==> flow/design.v <==
`timescale 1ns / 1ps
module multiplier(    Rs, Rm, result  );
parameter N = 32; 
output wire[N-1:0] result;
input wire[N-1:0] Rs;
input wire[N-1:0] Rm;
assign result = Rm*Rs;
endmodule
`timescale 1ns / 1ps
module reg_sync(in_address_1,in_address_2,in_address_3,
						out_data_1,out_data_2,out_data_3,
						write_address_1, write_address_2,
						write_data_1, write_data_2,
						write_enable_1, write_enable_2,
						read_enable_1, read_enable_2, read_enable_3,
						rst, clk );
parameter N = 32;			  
reg [N-1:0] R [15:0];	 
input [3:0]in_address_1;
input [3:0]in_address_2;
input [3:0]in_address_3;
output reg [N-1:0]out_data_1;
output reg [N-1:0]out_data_2;
output reg [N-1:0]out_data_3;
input [3:0] write_address_1;
input[N-1:0] write_data_1;
input [3:0] write_address_2;
input[N-1:0] write_data_2;
input clk;
input rst;
input write_enable_1;
input write_enable_2;
input read_enable_1;
input read_enable_2;
input read_enable_3;
integer i;
always@(posedge clk) begin
	if (rst) begin
		for (i = 0; i < 16; i = i + 1)
			R[i] <= 0;
		out_data_1 <= 0;
		out_data_2 <= 0;
		out_data_3 <= 0;
	end else begin
		if (read_enable_1 == 1)
		out_data_1 <= R[in_address_1];
		if (read_enable_2 == 1)
		out_data_2 <= R[in_address_2];
		if (read_enable_3 == 1)
		out_data_3 <= R[in_address_3];
		if (write_enable_1 == 1) R[write_address_1] <= write_data_1;
		if (write_enable_2 == 1) R[write_address_2] <= write_data_2;
	end
end
endmodule 
`timescale 1ns / 1ps
module main_sync(clk, rst, ld_we, ld_addr, ld_data, start, a_addr, b_addr, c_addr,
		count, ready, done, result, rd_addr, rd_data);
parameter N = 32;
input clk;
input rst;
input ld_we;
input [3:0] ld_addr;
input [N-1:0] ld_data;
input start;
input [3:0] a_addr;
input [3:0] b_addr;
input [3:0] c_addr;
input [3:0] count;
output ready;
output reg done;
output [N-1:0] result;
input [3:0] rd_addr;
output [N-1:0] rd_data;
localparam IDLE = 2'd0, FIRST = 2'd1, MUL = 2'd2, WB = 2'd3;
reg [1:0] state;
reg [3:0] cnt;
reg [3:0] dst;
reg [N-1:0] reg_C;
wire [N-1:0] reg_A;
wire [N-1:0] reg_B;
wire [N-1:0] product;
wire go = (state == IDLE) && start;
reg_sync register(.in_address_1(a_addr), .in_address_2(b_addr), .in_address_3(rd_addr),
		.out_data_1(reg_A), .out_data_2(reg_B), .out_data_3(rd_data),
		.write_address_1(ld_addr), .write_address_2(dst),
		.write_data_1(ld_data), .write_data_2(reg_C),
		.write_enable_1(ld_we && (state == IDLE) && !start), .write_enable_2(state == WB),
		.read_enable_1(go), .read_enable_2(go), .read_enable_3(1'b1),
		.rst(rst), .clk(clk));
multiplier mult(.Rm(reg_A), .Rs((state == FIRST) ? reg_B : reg_C), .result(product));
assign ready = (state == IDLE);
assign result = reg_C;
always @(posedge clk) begin
	if (rst) begin
		state <= IDLE;
		cnt <= 0;
		dst <= 0;
		reg_C <= 0;
		done <= 0;
	end else begin
		done <= 0;
		case (state)
		IDLE: if (start) begin
			cnt <= count;
			dst <= c_addr;
			state <= FIRST;
		end
		FIRST: begin
			if (cnt == 0) begin
				reg_C <= reg_B;
				state <= WB;
			end else begin
				reg_C <= product;
				cnt <= cnt - 1;
				state <= (cnt == 1) ? WB : MUL;
			end
		end
		MUL: begin
			reg_C <= product;
			cnt <= cnt - 1;
			if (cnt == 1) state <= WB;
		end
		WB: begin
			state <= IDLE;
			done <= 1;
		end
		endcase
	end
end
endmodule
* Tool chain data of main_sync
What the tools print for main_sync, step after step.
Lines are those of the file above, counted from 1.
Operators: Yosys type, input widths -> output width; for muxes data width and select width s.
Cell names lack the library's common part.
A cell with n/a has no value.
- Design top :: main_sync
- Clock port :: clk
- Standard-cell library :: sky130hd
- Timing corner :: tt_025C_1v80

* Word level
Yosys after proc, flatten, opt, wreduce and memory -nomap, before mapping. Memory bits, and registers merged into a memory's read port (data or address), are not among the register bits. Print and check cells are not counted. Equal cells are merged and count once.
Yosys's memory passes give these memory sizes; they may raise the number of words (mostly to a power of two), join words into wider ones and drop unused or constant bits.
- Add/sub/neg operators :: 1
- Multipliers :: 1
- Eq/ne operators :: 7
- Multiplexer cells :: 27
- Reductions and logical operators :: 13
** Operators by type and width (count)
- $mul 32x32->32 :: 1
- $mux 32 :: 7
- $pmux 32 s2 :: 1
- $reduce_or 32->1 :: 1
- $mux 4 :: 7
- $pmux 4 s3 :: 1
- $pmux 2 s4 :: 1
- $mux 1 :: 8
- $ne 2x2->1 const B :: 3
- $reduce_and 3->1 :: 2
- $eq 2x2->1 const B :: 2
- $sub 4x1->4 const B :: 1
- $eq 4x1->1 const B :: 1
- $logic_not 4->1 :: 1
- $reduce_bool 4->1 :: 1
- $mux 2 :: 2
- $logic_and 1x1->1 :: 3
- $reduce_bool 3->1 :: 1
- $eq 2x1->1 const B :: 1
- $logic_not 2->1 :: 1
- $reduce_and 2->1 :: 1
- $reduce_bool 2->1 :: 1
- $logic_not 1->1 :: 1
- Flip-flop bits (word level) :: 43
- RAM bits :: 512
- Memories :: 1
- Bits of input ports :: 60
- Output and inout port bits :: 66
- Elaborated cells :: 55
** Memories
- register.R :: words 16, bits a word 32, line 18 : reg [N-1:0] R [15:0];

* Longest topological paths
Longest topological path by Yosys (ltp), each cell counted once; first at word level (registers and memories cut), then after technology mapping (sequential cells cut; the memories' decode and read muxes count).
- Depth after elaboration :: 6
- ABC_AREA :: 1
- Depth in mapped cells :: 38
- Mapped depth without buffers :: 36

* After synthesis
Source: synth_stat.txt of the flow (Yosys; design flattened, memories mapped). It holds for the ABC_AREA given above (unset counts as 0); a run with the other value may have another netlist.
Totals and module areas in this step are rounded.
- Standard cells after synthesis :: 6466
- Mapped area :: 52100 um^2
- Sequential area :: 18200 um^2
- Mapped flip-flops :: 653
- Buffers :: 519
** Cells by type (count)
- edfxtp_1 :: 512
- fa_1 :: 408
- nor2_1 :: 1616
- o21ai_0 :: 886
- dfxtp_1 :: 141
- inv_1 :: 625
- o221ai_1 :: 253
- nand2_1 :: 524
- clkbuf_1 :: 474
- ha_1 :: 125
- nand3_1 :: 237
- a21oi_1 :: 224
- o211ai_1 :: 131
- o22ai_1 :: 68
- mux2i_1 :: 15
- xor2_1 :: 16
- buf_1 :: 30
- xnor2_1 :: 12
Not listed: further types 35, cells in them 169.

* Timing after synthesis
Source: OpenSTA report_checks on the synthesized netlist (no wires, ideal clock, input and output delay 20% of the period each), path of least setup slack; recovery checks are left aside. Register names are those of the netlist, which keeps one name where synthesis merged equal registers.
- Kind :: flip-flop to flip-flop
- Start point :: register state
- End point :: register reg_C[31]
- Clock period :: 10.0 ns
- Library setup time :: 0.067 ns
- Data arrival time :: 6.871 ns
- Required time :: 9.933 ns
- Slack :: 3.061 ns
- Delay of the path :: 6.938 ns
- Driving pins on the path :: 35
- Path buffers :: 3
- Synthesis period reached :: 6.939 ns
"delay of the path" is the arrival time less input delay plus setup time.
"driving pins on the path": output pins that drive a net of the path, with the launching flip-flop's if there is one; two outputs of one cell count as two.
"synthesis period reached" is the clock period less the worst setup slack; recovery checks do not enter. This is arithmetic on one report: input and output delays are still those of the set period (20% each).
An end named without its bit number is one bit of that signal or, where synthesis recoded a state register, one of its new flip-flops.
Between the ends stands the longest chain of elaborated cells between them, by number of cells; it is not shown to be the way that was timed. Of several equally long chains one is given.
A line is the first line of the expression or statement that the cell stems from. Yosys adds cells for indexed reads and writes and turns some case tables into memories.
A register here has more assigning lines than the two given.
- Path through :: dfxtp_1 -> buf_6 -> inv_6 -> buf_6 -> nand2_1 -> nand2_1 -> inv_1 -> clkbuf_1 -> nand2_1 -> fa_1 -> inv_1 -> fa_1 -> fa_1 -> inv_1 -> fa_1 -> inv_1 -> fa_1 -> inv_1 -> fa_1 -> inv_1 -> fa_1 -> fa_1 -> ha_1 -> nand2_1 -> nor4_1 -> nand4_1 -> nand3_1 -> nand2_1 -> o211ai_1 -> a21oi_1 -> inv_1 -> nand3_1 -> nand3_1 -> nand2_1 -> a21oi_2
- Length of the longest elaborated chain :: 5
- Elaborated cells between the ends (all ways) :: 7
- Those cells by class :: mul (1); eq/ne (2); mux (3); reduce/logical (1)
** RTL lines, path after synthesis
- start, declared :: line 76 : reg [1:0] state;
- start, assigned :: line 96 : state <= IDLE;
- start, assigned :: line 116 : state <= (cnt == 1) ? WB : MUL;
- $eq 2x1->1 :: line 91
- $mux 32 :: line 91
- $mul 32x32->32 :: line 7 : assign result = Rm*Rs;
- $mux 32 :: line 110 : if (cnt == 0) begin
- $pmux 32 s2 :: line 103 : case (state)
- end, assigned :: line 111 : reg_C <= reg_B;
- end, assigned :: line 114
- end, declared :: line 79 : reg [N-1:0] reg_C;

* Path in the finished layout
From the final timing report of flow run A: the path of least setup slack in the routed layout; clock arrival at registers is part of the times.
- Kind :: flip-flop to flip-flop
- Start point :: register state
- End point :: register reg_C[31]
- Clock period :: 10.5 ns
- Library setup time :: 0.02 ns
- Data arrival time :: 9.03 ns
- Required time :: 11.17 ns
- Slack :: 2.13 ns
- Driving pins on the path :: 30
- Path buffers :: 1
An end named without its bit number is one bit of that signal or, where synthesis recoded a state register, one of its new flip-flops.
Between the ends stands the longest chain of elaborated cells between them, by number of cells; it is not shown to be the way that was timed. Of several equally long chains one is given.
A register here has more assigning lines than the two given.
- Path through :: dfxtp_2 -> buf_4 -> nand2_1 -> nand2_1 -> inv_1 -> nand2_1 -> fa_1 -> fa_1 -> inv_1 -> fa_1 -> inv_1 -> fa_1 -> inv_1 -> fa_1 -> fa_1 -> fa_1 -> fa_1 -> ha_1 -> nand2_1 -> nor4_1 -> nand4_1 -> nand3_1 -> nand2_1 -> o211ai_1 -> a21oi_1 -> inv_1 -> nand3_1 -> nand3_1 -> nand2_1 -> a21oi_2
- Length of the longest elaborated chain :: 5
- Elaborated cells between the ends (all ways) :: 7
- Those cells by class :: mul (1); eq/ne (2); mux (3); reduce/logical (1)
** RTL lines, path post-layout
- start, declared :: line 76 : reg [1:0] state;
- start, assigned :: line 96 : state <= IDLE;
- start, assigned :: line 116 : state <= (cnt == 1) ? WB : MUL;
- $eq 2x1->1 :: line 91
- $mux 32 :: line 91
- $mul 32x32->32 :: line 7 : assign result = Rm*Rs;
- $mux 32 :: line 110 : if (cnt == 0) begin
- $pmux 32 s2 :: line 103 : case (state)
- end, assigned :: line 111 : reg_C <= reg_B;
- end, assigned :: line 114
- end, declared :: line 79 : reg [N-1:0] reg_C;

Measured results for main_sync: 3 stored runs of the Yosys and OpenROAD flow on sky130hd. The settings differ; the order carries no meaning. The constraints put input and output delay at 20% of the set period each and load the outputs with 0.01 pF.
"reached clock period" is the run's clock period less its worst setup slack. It is reckoned from that one timing run; input and output delays stay at 20% of the period that was set.
"worst setup path time" is the time allowed to the run's worst setup path (the clock period less input and output delay, where it has them) less its slack. Clock arrival times count: a late capture clock shortens it, a late launch clock lengthens it.
Measured values are rounded.

** Flow run A
- Settings :: ABC_AREA=1; CAP_MARGIN=10; CELL_PAD_IN_SITES_DETAIL_PLACEMENT=0; CORE_UTILIZATION=43; CTS_CLUSTER_DIAMETER=294; CTS_CLUSTER_SIZE=90; PLACE_DENSITY_LB_ADDON=0.09; SLEW_MARGIN=35; TNS_END_PERCENT=90; period_ns=10.5; CORE_MARGIN=2
- Reached clock period :: 8.365 ns
- Standard-cell area after layout :: 55000 um^2
- Setup total negative slack :: 0.000 ns
- Cell area after synthesis :: 52100 um^2
- Setup slack of the worst path :: 2.13 ns
- Worst hold slack :: 0.504 ns
- Worst setup path time :: 8.37 ns
- Worst setup path kind :: flip-flop to flip-flop
- Total die area :: 124000 um^2

** Flow run B
- Settings :: ABC_AREA=0; CORE_ASPECT_RATIO=0.91; CORE_MARGIN=3; CORE_UTILIZATION=39; CTS_CLUSTER_DIAMETER=271; CTS_CLUSTER_SIZE=59; GPL_ROUTABILITY_DRIVEN=1; GPL_TIMING_DRIVEN=0; HOLD_SLACK_MARGIN=-0.07; MIN_ROUTING_LAYER=met1; PLACE_DENSITY_LB_ADDON=0.03; SETUP_SLACK_MARGIN=-0.27; SLEW_MARGIN=5; TNS_END_PERCENT=35; period_ns=5.38; CAP_MARGIN=20
- Reached clock period :: 7.936 ns
- Standard-cell area after layout :: 56600 um^2
- Setup total negative slack :: -41.0 ns
- Cell area after synthesis :: 50600 um^2
- Setup slack of the worst path :: -2.56 ns
- Worst hold slack :: 0.486 ns
- Worst setup path time :: 7.94 ns
- Worst setup path kind :: flip-flop to flip-flop
- Total die area :: 134000 um^2

** Flow run C
- Settings :: CORE_ASPECT_RATIO=1.02; CORE_MARGIN=3; CORE_UTILIZATION=50; CTS_CLUSTER_DIAMETER=271; SETUP_SLACK_MARGIN=-0.27; period_ns=10.0; CAP_MARGIN=20; SLEW_MARGIN=20
- Reached clock period :: 8.370 ns
- Standard-cell area after layout :: 55300 um^2
- Setup total negative slack :: 0.000 ns
- Cell area after synthesis :: 50600 um^2
- Setup slack of the worst path :: 1.63 ns
- Worst hold slack :: 0.455 ns
- Worst setup path time :: 8.37 ns
- Worst setup path kind :: flip-flop to flip-flop
- Total die area :: 105000 um^2
